==> flow/design.v <==
`timescale 1ns/10ps
module  CONV(
	input				clk,
	input				reset,
	output logic		busy,	
	input				ready,	
	output logic [13:0]	iaddr,
	input  		 [7:0]	idata,	
	output logic		ioe,
	output logic		wen_L0,
	output logic		oe_L0,
	output logic [13:0]	addr_L0,
	output logic [11:0] w_data_L0,
	input  		 [11:0] r_data_L0,
	output logic 		wen_L1,
	output logic		oe_L1,
	output logic [11:0]	addr_L1,
	output logic [11:0]	w_data_L1,
	input  		 [11:0]	r_data_L1,
	output logic		oe_weight,
	output logic [15:0]	addr_weight,
	input  logic signed  [7:0]  r_data_weight,
	output logic		wen_L2,
	output logic [3:0]	addr_L2,
	output logic [31:0]	w_data_L2
	);
reg [1:0] fully_flag;
reg[3:0] i0,i4,i5,i6;
reg [3:0] state,next_state;
reg [11:0] data [0:8];
reg [15:0] zero_index,addr_index0,addr_index1,addr_index2,addr_index3,addr_index4,L0_index;
reg signed [31:0] data_fully;
parameter INIT=4'd0,ADDR1=4'd1,WAIT1=4'd2,DATA_i0=4'd3,LAYER0=4'd4,ADDR2=4'd5,LAYER1=4'd6,
		  LAYER1_1=4'd7,ADDR3=4'd8,WAIT3=4'd9,LAYER2=4'd10,LAYER2_1=4'd11,FINI=4'd12;
always @(posedge clk or posedge reset ) begin
  if(reset) state<=INIT;
  else state<=next_state;
end
always @(*) begin
	case (state)
		INIT:begin
			next_state=(ready)?ADDR1:INIT;	
		end 
		ADDR1:begin
			next_state=WAIT1;
		end
		WAIT1:begin
			next_state=(fully_flag==0)?DATA_i0:(fully_flag==1)?LAYER1:LAYER2;		   
		end
		DATA_i0:begin
			next_state=(i0>=8&&zero_index==0||i0>=7&&zero_index==127||i0>=5&&zero_index==16510||
			            i0>=4&&zero_index==16637||i0>=8&&zero_index%130==0&&zero_index!=0&&zero_index!=16510||
						i5>=7&&zero_index%130==127&&zero_index!=127&&zero_index!=16637||
						i6>=8&&zero_index>0&&zero_index<127||i4>=5&&zero_index>16510&&zero_index<16637||i4>=8)?LAYER0:ADDR1;	
		end
		LAYER0:begin
			next_state=(L0_index>=16383)?ADDR2:ADDR1;
		end
		ADDR2:begin
			next_state=WAIT1;
		end
		LAYER1:begin
			next_state=(i0>=3)?LAYER1_1:ADDR2;
		end
		LAYER1_1:begin
			next_state=(addr_index1>=4095)?ADDR3:ADDR2;
		end
		ADDR3:begin
			next_state=WAIT1;
		end
		LAYER2:begin
			next_state=(addr_index2>=4095)?LAYER2_1:ADDR3;
		end
		LAYER2_1:begin
			next_state=(addr_index4>=9)?FINI:ADDR3;
		end
		FINI:begin
			next_state=INIT;
		end
		default: next_state=INIT;
	endcase
end
always @(posedge clk) begin
	case (state)
		INIT:begin
			zero_index<=16'h0;
			i0<=4'h4;
			i4<=4'h0;
			i5<=4'h0;
			i6<=4'h3;
			addr_index0<=0;
			addr_index1<=126;
			addr_index2<=0;
			addr_index3<=16128;
			addr_index4<=0;
			L0_index<=0;
			wen_L0<=0;
			ioe<=0;
			busy<=0;
			data_fully<=0;
			fully_flag<=0;
			wen_L1<=0;
			wen_L2<=0;
			oe_L0<=0;
			oe_L1<=0;
			oe_weight<=0;
		end 
		ADDR1:begin
			wen_L0<=0;
            ioe<=1;
			if (zero_index==0) begin
				if (i0==4) iaddr<=14'h0;
				else if (i0==5) iaddr<=14'h1; 
				else if (i0==7) iaddr<=14'h80;
				else iaddr<=14'h81;	
			end
			else if (zero_index==127) begin
				if (i0==3) iaddr<=14'h7E;
				else if (i0==4) iaddr<=14'h7F; 
				else if (i0==6) iaddr<=14'hFE;
				else iaddr<=14'hFF;	
			end
			else if (zero_index==16510) begin
				if (i0==1) iaddr<=14'h3F00;
				else if (i0==2) iaddr<=14'h3F01; 
				else if (i0==4) iaddr<=14'h3F80;
				else iaddr<=14'h3F81;		
			end
			else if (zero_index==16637) begin
				if (i0==0) iaddr<=14'h3F7E;
				else if (i0==1) iaddr<=14'h3F7F; 
				else if (i0==3) iaddr<=14'h3FFE;
				else iaddr<=14'h3FFF;		
			end
			else if (zero_index%130==0&&zero_index!=0&&zero_index!=16510) begin
				if (i0==1) iaddr<=addr_index0;
				else if (i0==2) iaddr<=addr_index0+1; 
				else if (i0==4) iaddr<=addr_index0+128;
				else if (i0==5) iaddr<=addr_index0+129;
				else if (i0==7) iaddr<=addr_index0+256;
				else iaddr<=addr_index0+257;
			end
			else if (zero_index%130==127&&zero_index!=127&&zero_index!=16637) begin
				if (i5==0) iaddr<=addr_index1;
				else if (i5==1) iaddr<=addr_index1+1; 
				else if (i5==3) iaddr<=addr_index1+128;
				else if (i5==4) iaddr<=addr_index1+129;
				else if (i5==6) iaddr<=addr_index1+256;
				else iaddr<=addr_index1+257;	
			end
			else if (zero_index>0&&zero_index<127) begin
				if (i6==3) iaddr<=addr_index2;
				else if (i6==4) iaddr<=addr_index2+1; 
				else if (i6==5) iaddr<=addr_index2+2;
				else if (i6==6) iaddr<=addr_index2+128;
				else if (i6==7) iaddr<=addr_index2+129;
				else iaddr<=addr_index2+130;	
			end
			else if (zero_index>16510&&zero_index<16637) begin
				if (i4==0) iaddr<=addr_index3;
				else if (i4==1) iaddr<=addr_index3+1; 
				else if (i4==2) iaddr<=addr_index3+2;
				else if (i4==3) iaddr<=addr_index3+128;
				else if (i4==4) iaddr<=addr_index3+129;
				else iaddr<=addr_index3+130;
			end
			else begin
				if (i4==0) iaddr<=addr_index4;
				else if (i4==1) iaddr<=addr_index4+1; 
				else if (i4==2) iaddr<=addr_index4+2;
				else if (i4==3) iaddr<=addr_index4+128;
				else if (i4==4) iaddr<=addr_index4+129;
				else if (i4==5) iaddr<=addr_index4+130;
				else if (i4==6) iaddr<=addr_index4+256;
				else if (i4==7) iaddr<=addr_index4+257;
				else iaddr<=addr_index4+258;	
			end
		end
		DATA_i0:begin
			if (zero_index==0) begin
				data[0]<=8'h0;
			    data[1]<=8'h0;
			    data[2]<=8'h0;
			    data[3]<=8'h0;
			    data[6]<=8'h0;
                data[i0]<=idata;
			    i0<=(i0==5)?i0+2:i0+1;	
			end
			else if (zero_index==127) begin
				data[0]<=8'h0;
			    data[1]<=8'h0;
			    data[2]<=8'h0;
			    data[5]<=8'h0;
			    data[8]<=8'h0;
                data[i0]<=idata;
			    i0<=(i0==4)?i0+2:i0+1;		
			end
			else if (zero_index==16510) begin
			    data[0]<=8'h0;
			    data[3]<=8'h0;
			    data[6]<=8'h0;
			    data[7]<=8'h0;
			    data[8]<=8'h0;
                data[i0]<=idata;
			    i0<=(i0==2)?i0+2:i0+1;	
			end
			else if (zero_index==16637) begin
				data[2]<=8'h0;
			    data[5]<=8'h0;
			    data[6]<=8'h0;
			    data[7]<=8'h0;
			    data[8]<=8'h0;
                data[i0]<=idata;
			    i0<=(i0==1)?i0+2:i0+1;
			end
			else if (zero_index%130==0&&zero_index!=0&&zero_index!=16510) begin
			   data[0]<=8'h0;
               data[3]<=8'h0;
               data[6]<=8'h0;
               data[i0]<=idata;
               i0<=(i0%3==2)?i0+2:i0+1;	
			end
			else if (zero_index%130==127&&zero_index!=127&&zero_index!=16637) begin
			    data[2]<=8'h0;
			    data[5]<=8'h0;
			    data[8]<=8'h0;
			    data[i5]<=idata;
			    i5<=(i5%3==1)?i5+2:i5+1;
			end
			else if (zero_index>0&&zero_index<127) begin
				data[0]<=8'h0;
                data[1]<=8'h0;
                data[2]<=8'h0;
                data[i6]<=idata;
                i6<=i6+1;
			end
			else if ((zero_index>16510&&zero_index<16637)) begin
				data[6]<=8'h0;
			    data[7]<=8'h0;
			    data[8]<=8'h0;
			    data[i4]<=idata;
			    i4<=i4+1;
			end
			else begin
				data[i4]<=idata;
			    i4<=i4+1;
			end	
		end
		LAYER0:begin
			if (i0>=8&&zero_index==0) begin
				i0<=3;
				zero_index<=zero_index+1;
			end
			else if (i0>=7&&zero_index==127) begin
				i0<=1;
				zero_index<=zero_index+3;
			end
			else if (i0>=5&&zero_index==16510) begin
				i0<=0;
				zero_index<=zero_index+1;
			end
			else if (i0>=4&&zero_index==16637) begin
				i0<=0;
				zero_index<=zero_index+1;
				addr_index0<=0;
				addr_index1<=0;
				addr_index2<=0;
				addr_index3<=0;
				addr_index4<=0;
			end
			else if (i0>=8&&zero_index%130==0&&zero_index!=0&&zero_index!=16510) begin
				i0<=0;
				zero_index<=zero_index+1;
				addr_index0<=addr_index0+128;
			end
			else if (i5>=7&&zero_index%130==127&&zero_index!=127&&zero_index!=16637) begin
				i5<=0;
				zero_index<=zero_index+3;
				addr_index1<=addr_index1+128;
			end
			else if (i6>=8&&zero_index>0&&zero_index<127) begin
				i6<=0;
				zero_index<=zero_index+1;
				addr_index2<=addr_index2+1;
			end
			else if (i4>=5&&zero_index>16510&&zero_index<16637) begin
				i4<=0;
				zero_index<=zero_index+1;
				addr_index3<=addr_index3+1;
			end
			else begin
				i4<=0;
				zero_index<=zero_index+1;
				addr_index4<=(addr_index4%128==125)?addr_index4+3:addr_index4+1;
			end
		    ioe<=0;
			wen_L0<=1;
			L0_index<=L0_index+1;
			addr_L0<=L0_index;
            w_data_L0<=($signed(-(data[0]<<1)+data[2]+data[4]+(data[5]<<1)+
                       data[6]+(data[7]<<1)-((data[8]<<1)+data[8]))>0)?$signed(-(data[0]<<1)+data[2]+data[4]+(data[5]<<1)+
                       data[6]+(data[7]<<1)-((data[8]<<1)+data[8])):0;
		end
        ADDR2:begin
			fully_flag<=1;
			wen_L0<=0;
			wen_L1<=0;
			oe_L0<=1;
			if(i0==0) addr_L0<=addr_index0;
			else if (i0==1) addr_L0<=addr_index0+1;
			else if (i0==2) addr_L0<=addr_index0+128;
            else addr_L0<=addr_index0+129;			
		end
		LAYER1:begin
			data[i0]<=r_data_L0;
			i0<=i0+1;
		end
		LAYER1_1:begin
			i0<=0;
			addr_index0<=(addr_index0%128==126)?addr_index0+130:addr_index0+2;
            wen_L1<=1;
			oe_L0<=0;
			addr_L1<=addr_index1;
			addr_index1<=addr_index1+1;
			w_data_L1<=(data[0]>=data[1]&&data[0]>=data[2]&&data[0]>=data[3])?data[0]:
			           (data[1]>=data[2]&&data[1]>=data[3]&&data[1]>=data[0])?data[1]:
					   (data[2]>=data[3]&&data[2]>=data[1]&&data[2]>=data[0])?data[2]:
					   (data[3]>=data[0]&&data[3]>=data[2]&&data[3]>=data[1])?data[3]:0;
		end
		ADDR3:begin
			fully_flag<=2;
			wen_L1<=0;
			wen_L2<=0;
			oe_L1<=1;
			oe_weight<=1;
			addr_L1<=addr_index2;
            addr_weight<=addr_index3;
		end
		LAYER2:begin
			data_fully<=$signed(r_data_L1)*r_data_weight+data_fully;
			addr_index2<=addr_index2+1;
			addr_index3<=addr_index3+1;
		end
		LAYER2_1:begin
			addr_index2<=0;
			oe_L1<=0;
			oe_weight<=0;
			wen_L2<=1;
			addr_L2<=addr_index4;
			w_data_L2<=(data_fully>0)?data_fully:data_fully>>>16;
			addr_index4<=addr_index4+1;
			data_fully<=32'b0;
		end
		FINI:begin
			busy<=1;
		end
		default; 
	endcase
end
endmodule
Ticket comment

**Tool chain data of CONV**

Module CONV before and after one edit of its RTL, step after step.
Lines under "unedited" count in the file above, lines under "edited" in the edited file.
"difference": "edited" minus "unedited" as printed here. "relative change": 100 x difference / "unedited".
Operators carry their Yosys type and port widths (W data, S select, Z words).
Cell names lack the library's common part.
The mark - stands for no value.

- Top: CONV
- Clock: clk
- Cell library: sky130hd
- Timing corner: tt_025C_1v80

**Diff**

Unified diff, file above to edited file.
The edit is scripted, without regard to the design's behaviour, which it may alter; it was not made to optimise anything.

```diff
@@ -5,5 +5,5 @@
 	output logic		busy,	
 	input				ready,	
-	output logic [13:0]	iaddr,
+	output logic [6:0]	iaddr,
 	input  		 [7:0]	idata,	
 	output logic		ioe,
```

**Word level**

Yosys after proc, flatten, opt, wreduce and memory -nomap, before mapping. Memory bits, and registers merged into a memory's read port (data or address), are not among the register bits. Print and check cells are not counted.
Yosys's memory passes give these memory sizes; they may raise the number of words (mostly to a power of two), join words into wider ones and drop unused or constant bits.

Word-level totals:

| element | unedited | edited | difference | relative change (%) |
|---|---|---|---|---|
| register bits | 289 | 282 | -7 | -2.42 |
| RAM bits | 192 | 192 | 0 | 0.00 |
| memory cells | 1 | 1 | 0 | 0.00 |
| output and inout bits | 124 | 117 | -7 | -5.65 |
| elaborated cells | 744 | 744 | 0 | 0.00 |

Cells by class:

| element | unedited | edited | difference | relative change (%) |
|---|---|---|---|---|
| add/sub/neg operators | 49 | 49 | 0 | 0.00 |
| multiply operators | 1 | 1 | 0 | 0.00 |
| div/mod/pow operators | 3 | 3 | 0 | 0.00 |
| order comparisons | 31 | 31 | 0 | 0.00 |
| eq/ne operators | 103 | 103 | 0 | 0.00 |
| mux-type cells | 339 | 339 | 0 | 0.00 |
| bitwise operators | 106 | 106 | 0 | 0.00 |
| reductions and logical operators | 82 | 82 | 0 | 0.00 |

Operator list:

| operator | unedited | edited | difference | relative change (%) |
|---|---|---|---|---|
| $mux W14 | 39 | 3 | -36 | -92.31 |
| $mux W7 | 0 | 36 | +36 | - |
| $add A7 B1 Y7 const B | 0 | 13 | +13 | - |
| $add A14 B8 Y14 const B | 11 | 1 | -10 | -90.91 |
| $mux W1 | 62 | 70 | +8 | +12.90 |
| $mux W8 | 8 | 0 | -8 | -100.00 |
| $add A14 B9 Y14 const B | 7 | 0 | -7 | -100.00 |
| $add A7 B2 Y7 const B | 0 | 7 | +7 | - |
| $add A14 B2 Y14 const B | 3 | 0 | -3 | -100.00 |
| $mux W12 | 80 | 80 | 0 | 0.00 |
| $mux W4 | 77 | 77 | 0 | 0.00 |
| $and A1 B1 Y1 | 48 | 48 | 0 | 0.00 |
| $mux W16 | 42 | 42 | 0 | 0.00 |
| $eq A4 B4 Y1 const A | 29 | 29 | 0 | 0.00 |
| $not A1 Y1 | 29 | 29 | 0 | 0.00 |
| $logic_and A1 B1 Y1 | 28 | 28 | 0 | 0.00 |
| $or A1 B1 Y1 | 19 | 19 | 0 | 0.00 |
| $eq A4 B3 Y1 const B | 18 | 18 | 0 | 0.00 |
| $ne A2 B2 Y1 const B | 18 | 18 | 0 | 0.00 |
| $ge A12 B12 Y1 | 12 | 12 | 0 | 0.00 |
| $reduce_bool A2 Y1 | 11 | 11 | 0 | 0.00 |
| $and A1 B1 Y1 const A | 10 | 10 | 0 | 0.00 |
| $eq A4 B2 Y1 const B | 8 | 8 | 0 | 0.00 |
| $logic_or A1 B1 Y1 | 8 | 8 | 0 | 0.00 |
| $ne A3 B3 Y1 const B | 8 | 8 | 0 | 0.00 |
| $pmux W1 S2 | 7 | 7 | 0 | 0.00 |
| $add A12 B12 Y12 | 6 | 6 | 0 | 0.00 |
| $add A16 B1 Y16 const B | 6 | 6 | 0 | 0.00 |

The list need not be complete.

**Longest topological paths**

Depth = most cells in a row (Yosys ltp): at word level without a register or memory, in the mapped netlist without a sequential cell, where the memories' decode and read muxes count.

Depth:

| element | unedited | edited | difference | relative change (%) |
|---|---|---|---|---|
| depth after elaboration | 17 | 17 | 0 | 0.00 |
| ABC_AREA | 0 | 0 | - | - |
| gate-level depth with buffers | 57 | 58 | +1 | +1.75 |

**Synthesis result**

The flow's flattened synthesis, as Yosys stat reports it; memories are mapped. The netlist is that of the ABC_AREA named above (0 if unset); the other value can give another one.

Cell types:

| type | unedited | edited | difference | relative change (%) |
|---|---|---|---|---|
| a21oi_1 | 298 | 190 | -108 | -36.24 |
| a31oi_1 | 37 | 111 | +74 | +200.00 |
| nor2_1 | 377 | 450 | +73 | +19.36 |
| o21ai_0 | 204 | 143 | -61 | -29.90 |
| nand2b_1 | 86 | 27 | -59 | -68.60 |
| nand3_1 | 149 | 102 | -47 | -31.54 |
| nand2_1 | 310 | 265 | -45 | -14.52 |
| clkbuf_1 | 172 | 127 | -45 | -26.16 |
| nor3_1 | 78 | 47 | -31 | -39.74 |
| xnor2_1 | 143 | 115 | -28 | -19.58 |
| and3_1 | 45 | 23 | -22 | -48.89 |
| a22oi_1 | 34 | 13 | -21 | -61.76 |
| o211ai_1 | 47 | 29 | -18 | -38.30 |
| o21a_1 | 28 | 10 | -18 | -64.29 |
| ha_1 | 218 | 202 | -16 | -7.34 |
| nor4_1 | 40 | 24 | -16 | -40.00 |
| o22ai_1 | 44 | 29 | -15 | -34.09 |
| a221o_1 | 3 | 17 | +14 | +466.67 |

The list need not be complete.

Mapped netlist:

| element | unedited | edited | difference | relative change (%) |
|---|---|---|---|---|
| standard cells after synthesis | 4070 | 3614 | -456 | -11.20 |
| synthesis area (um2) | 36386.1 | 33382.0 | -3004.1 | -8.26 |
| area of sequential cells (um2) | 11232.0 | 11021.8 | -210.2 | -1.87 |
| flip-flop cells | 400 | 393 | -7 | -1.75 |
| buffers | 203 | 159 | -44 | -21.67 |

**Path before layout**

OpenSTA on the mapped netlist: ideal clock, no wires. The path of least setup slack (recovery checks aside). Input and output delay are each 20% of the period. Register names are those of the netlist, which keeps one name where synthesis merged equal registers.

Timing path after synthesis:

| element | unedited | edited | difference | relative change (%) |
|---|---|---|---|---|
| kind | reg2reg | reg2reg | - | - |
| from | register zero_index[12] | register zero_index[12] | - | - |
| to | register i0[0] | register i0[1] | - | - |
| period (ns) | 13.0 | 13.0 | 0.0 | 0.00 |
| library setup time (ns) | 0.272 | 0.274 | +0.002 | - |
| time at the first pin (ns) | 0.000 | 0.000 | 0.000 | - |
| arrival (ns) | 12.262 | 12.420 | +0.158 | +1.29 |
| setup slack (ns) | 0.467 | 0.306 | -0.161 | - |
| path delay (ns) | 12.534 | 12.694 | +0.160 | +1.28 |
| stages | 51 | 58 | +7 | +13.73 |
| path buffers | 7 | 9 | +2 | +28.57 |
| synthesis period reached (ns) | 12.533 | 12.694 | +0.161 | +1.28 |

"path delay" = arrival - input delay + setup time.
"stages" counts driving pins, that of a launching flip-flop among them; a cell with two outputs on the path counts twice.
"synthesis period reached" is the clock period less the worst setup slack; recovery checks do not enter. This is arithmetic on one report: input and output delays are still those of the set period (20% each).
The rows between start and end are the longest chain of elaborated cells between them; the timing report does not say that the signal goes this way. Where chains are equally long, one stands for them.
A line is the first line of the expression or statement that the cell stems from. Yosys adds cells for indexed reads and writes and turns some case tables into memories.
A register here has more assigning lines than the two given.
unedited: Ways into the end's enable are left out, as the timed path ends at the data pin.

On the way, after synthesis, unedited:
- Cells stage by stage: edfxtp_1 > clkbuf_1 > or3_1 > nor2_1 > nand2_1 > ha_1 > nand2b_1 > a22oi_1 > a21oi_1 > maj3_1 > a22oi_2 > nor3_1 > xnor2_1 > nor4b_1 > or2_1 > clkbuf_1 > a21oi_2 > o31a_1 > [... 15 more ...] > nand2_2 > buf_2 > clkbuf_1 > buf_1 > o21ai_0 > ha_1 > ha_1 > inv_1 > o21ai_1 > a21oi_1 > mux2i_1 > o21ai_0 > ha_1 > a21oi_1 > nand4b_1 > a211oi_2 > a2111oi_0 > or4_1
- Length of the longest elaborated chain: 11

RTL lines, path after synthesis, unedited:

| element | RTL line | text |
|---|---|---|
| start, declared | 31 | `reg [15:0] zero_index,addr_index0,addr_index1,addr_index2,addr_index3,addr_index4,L0_index;` |
| start, assigned | 252 | `zero_index<=zero_index+1;` |
| start, assigned | 256 | `zero_index<=zero_index+3;` |
| $mod A16 B8 Y32 | 271 | `else if (i0>=8&&zero_index%130==0&&zero_index!=0&&zero_index!=16510) begin` |
| $logic_not A32 Y1 | 271 |  |
| $logic_and A1 B1 Y1 (3 in a row) | 271 |  |
| $mux W4 | 271 |  |
| $mux W4 | 262 | `else if (i0>=4&&zero_index==16637) begin` |
| $mux W4 | 258 | `else if (i0>=5&&zero_index==16510) begin` |
| $mux W4 | 254 | `else if (i0>=7&&zero_index==127) begin` |
| $mux W4 | 250 | `if (i0>=8&&zero_index==0) begin` |
| $pmux W4 S5 | 84 | `case (state)` |
| end, assigned | 187 | `i0<=(i0==5)?i0+2:i0+1;` |
| end, assigned | 196 | `i0<=(i0==4)?i0+2:i0+1;` |
| end, declared | 28 | `reg[3:0] i0,i4,i5,i6;` |

edited: Ways into the end's enable are left out, as the timed path ends at the data pin.

On the way, after synthesis, edited:
- Cells stage by stage: edfxtp_1 > buf_2 > nor3_2 > nand2_1 > ha_1 > nand2b_1 > a21oi_2 > a21oi_1 > a221o_1 > a211o_1 > a2111oi_2 > or2_1 > buf_4 > nor2_1 > a221oi_4 > or4b_1 > or3_1 > or4_4 > [... 22 more ...] > buf_6 > clkbuf_1 > inv_1 > nand2_1 > nand2_1 > ha_1 > ha_1 > buf_1 > a311oi_1 > mux2i_1 > mux2i_1 > ha_1 > a311o_1 > or4b_1 > a211oi_2 > a21oi_2 > a31oi_1 > o311ai_1
- Length of the longest elaborated chain: 11

RTL lines, path after synthesis, edited:

| element | RTL line | text |
|---|---|---|
| start, declared | 31 | `reg [15:0] zero_index,addr_index0,addr_index1,addr_index2,addr_index3,addr_index4,L0_index;` |
| start, assigned | 252 | `zero_index<=zero_index+1;` |
| start, assigned | 256 | `zero_index<=zero_index+3;` |
| $mod A16 B8 Y32 | 271 | `else if (i0>=8&&zero_index%130==0&&zero_index!=0&&zero_index!=16510) begin` |
| $logic_not A32 Y1 | 271 |  |
| $logic_and A1 B1 Y1 (3 in a row) | 271 |  |
| $mux W4 | 271 |  |
| $mux W4 | 262 | `else if (i0>=4&&zero_index==16637) begin` |
| $mux W4 | 258 | `else if (i0>=5&&zero_index==16510) begin` |
| $mux W4 | 254 | `else if (i0>=7&&zero_index==127) begin` |
| $mux W4 | 250 | `if (i0>=8&&zero_index==0) begin` |
| $pmux W4 S5 | 84 | `case (state)` |
| end, assigned | 187 | `i0<=(i0==5)?i0+2:i0+1;` |
| end, assigned | 196 | `i0<=(i0==4)?i0+2:i0+1;` |
| end, declared | 28 | `reg[3:0] i0,i4,i5,i6;` |

**Timing after layout**

From the final timing report of each run of set A: the path of least setup slack in the routed layout; clock arrival at registers is part of the times.

Timing path after layout:

| element | unedited | edited | difference | relative change (%) |
|---|---|---|---|---|
| kind | reg2reg | reg2reg | - | - |
| from | register zero_index[13] | register zero_index[14] | - | - |
| to | register i0[1] | register i0[1] | - | - |
| period (ns) | 13.0 | 13.0 | 0.0 | 0.00 |
| library setup time (ns) | 0.26 | 0.27 | +0.01 | - |
| time at the first pin (ns) | 0.61 | 0.59 | -0.02 | -3.28 |
| arrival (ns) | 12.53 | 12.73 | +0.20 | +1.60 |
| setup slack (ns) | 0.84 | 0.59 | -0.25 | - |
| stages | 47 | 48 | +1 | +2.13 |
| path buffers | 2 | 4 | +2 | +100.00 |

The rows between start and end are the longest chain of elaborated cells between them; the timing report does not say that the signal goes this way. Where chains are equally long, one stands for them.
A register here has more assigning lines than the two given.
unedited: Ways into the end's enable are left out, as the timed path ends at the data pin.

On the way, after layout, unedited:
- Cells stage by stage: edfxtp_1 > or3_1 > nor2_1 > nand2_1 > ha_1 > nand2b_1 > a22oi_2 > a21oi_1 > o21ai_0 > a22oi_2 > buf_4 > or4_4 > nor3_2 > o221ai_1 > or3_4 > o211a_4 > nor2_4 > a2111oi_0 > [... 11 more ...] > a2111oi_4 > nand2_2 > nand2_1 > o21ai_0 > ha_1 > ha_1 > inv_1 > o21ai_1 > a21oi_1 > mux2i_1 > o21ai_0 > ha_1 > a21oi_2 > a221oi_1 > a211oi_4 > buf_4 > mux2_2 > o221ai_1
- Length of the longest elaborated chain: 11

RTL lines, path after layout, unedited:

| element | RTL line | text |
|---|---|---|
| start, declared | 31 | `reg [15:0] zero_index,addr_index0,addr_index1,addr_index2,addr_index3,addr_index4,L0_index;` |
| start, assigned | 252 | `zero_index<=zero_index+1;` |
| start, assigned | 256 | `zero_index<=zero_index+3;` |
| $mod A16 B8 Y32 | 271 | `else if (i0>=8&&zero_index%130==0&&zero_index!=0&&zero_index!=16510) begin` |
| $logic_not A32 Y1 | 271 |  |
| $logic_and A1 B1 Y1 (3 in a row) | 271 |  |
| $mux W4 | 271 |  |
| $mux W4 | 262 | `else if (i0>=4&&zero_index==16637) begin` |
| $mux W4 | 258 | `else if (i0>=5&&zero_index==16510) begin` |
| $mux W4 | 254 | `else if (i0>=7&&zero_index==127) begin` |
| $mux W4 | 250 | `if (i0>=8&&zero_index==0) begin` |
| $pmux W4 S5 | 84 | `case (state)` |
| end, assigned | 187 | `i0<=(i0==5)?i0+2:i0+1;` |
| end, assigned | 196 | `i0<=(i0==4)?i0+2:i0+1;` |
| end, declared | 28 | `reg[3:0] i0,i4,i5,i6;` |

edited: Ways into the end's enable are left out, as the timed path ends at the data pin.

On the way, after layout, edited:
- Cells stage by stage: edfxtp_1 > nor3_2 > nand2_1 > ha_2 > a21oi_1 > a21oi_2 > a211oi_4 > o211ai_1 > buf_4 > and2_4 > or4_4 > o2111ai_4 > nand3_4 > a221oi_4 > or4b_4 > or3_1 > or4_4 > nand3_4 > [... 12 more ...] > o311ai_1 > or4b_1 > nand2b_4 > buf_4 > nand2_1 > nand2_1 > ha_2 > ha_4 > a311oi_1 > nor2_1 > o21ai_0 > o31ai_1 > a311o_1 > or4b_1 > a211oi_4 > a21oi_2 > a31oi_1 > o311ai_1
- Length of the longest elaborated chain: 11

RTL lines, path after layout, edited:

| element | RTL line | text |
|---|---|---|
| start, declared | 31 | `reg [15:0] zero_index,addr_index0,addr_index1,addr_index2,addr_index3,addr_index4,L0_index;` |
| start, assigned | 252 | `zero_index<=zero_index+1;` |
| start, assigned | 256 | `zero_index<=zero_index+3;` |
| $mod A16 B8 Y32 | 271 | `else if (i0>=8&&zero_index%130==0&&zero_index!=0&&zero_index!=16510) begin` |
| $logic_not A32 Y1 | 271 |  |
| $logic_and A1 B1 Y1 (3 in a row) | 271 |  |
| $mux W4 | 271 |  |
| $mux W4 | 262 | `else if (i0>=4&&zero_index==16637) begin` |
| $mux W4 | 258 | `else if (i0>=5&&zero_index==16510) begin` |
| $mux W4 | 254 | `else if (i0>=7&&zero_index==127) begin` |
| $mux W4 | 250 | `if (i0>=8&&zero_index==0) begin` |
| $pmux W4 S5 | 84 | `case (state)` |
| end, assigned | 187 | `i0<=(i0==5)?i0+2:i0+1;` |
| end, assigned | 196 | `i0<=(i0==4)?i0+2:i0+1;` |
| end, declared | 28 | `reg[3:0] i0,i4,i5,i6;` |

**Layout results**

Both versions went through the flow (Yosys, OpenROAD) with the same settings in each pair. Constraints: input delay and output delay 20% of the set period each, output load 0.01 pF.

Flow settings, set A:
- CORE_UTILIZATION: 40
- period_ns: 13.0
- CAP_MARGIN: 20
- CORE_MARGIN: 2
- SLEW_MARGIN: 20

Results, set A:

| element | unedited | edited | difference | relative change (%) |
|---|---|---|---|---|
| area of the synthesized netlist (um2) | 36386.1 | 33382.0 | -3004.1 | -8.26 |
| total die area (um2) | 93394.4 | 85781.6 | -7612.8 | -8.15 |
| post-route utilization (%) | 45.6 | 46.5 | +0.9 | - |
| worst setup slack after layout (ns) | 0.835 | 0.586 | -0.249 | - |
| smallest hold slack (ns) | 0.440 | 0.445 | +0.005 | - |
| period achieved (ns) | 12.165 | 12.414 | +0.249 | +2.05 |

Flow settings, set B:
- ABC_AREA: 0
- CELL_PAD_IN_SITES_DETAIL_PLACEMENT: 0
- CELL_PAD_IN_SITES_GLOBAL_PLACEMENT: 3
- CORE_MARGIN: 9
- CORE_UTILIZATION: 24
- CTS_CLUSTER_SIZE: 35
- GPL_TIMING_DRIVEN: 0
- PLACE_DENSITY_LB_ADDON: 0.2
- SETUP_SLACK_MARGIN: 2.38
- SLEW_MARGIN: 10
- TNS_END_PERCENT: 80
- period_ns: 13.9
- CAP_MARGIN: 20

Results, set B:

| element | unedited | edited | difference | relative change (%) |
|---|---|---|---|---|
| area of the synthesized netlist (um2) | 36386.1 | 33382.0 | -3004.1 | -8.26 |
| total die area (um2) | 165950.0 | 152842.0 | -13108.0 | -7.90 |
| post-route utilization (%) | 29.7 | 30.3 | +0.6 | - |
| worst setup slack after layout (ns) | 1.888 | 1.375 | -0.513 | - |
| smallest hold slack (ns) | 0.450 | 0.447 | -0.003 | - |
| period achieved (ns) | 12.012 | 12.525 | +0.513 | +4.27 |

"period achieved" means the clock period less the worst setup slack. The figure is calculated, with input and output delays left at 20% of the set period.
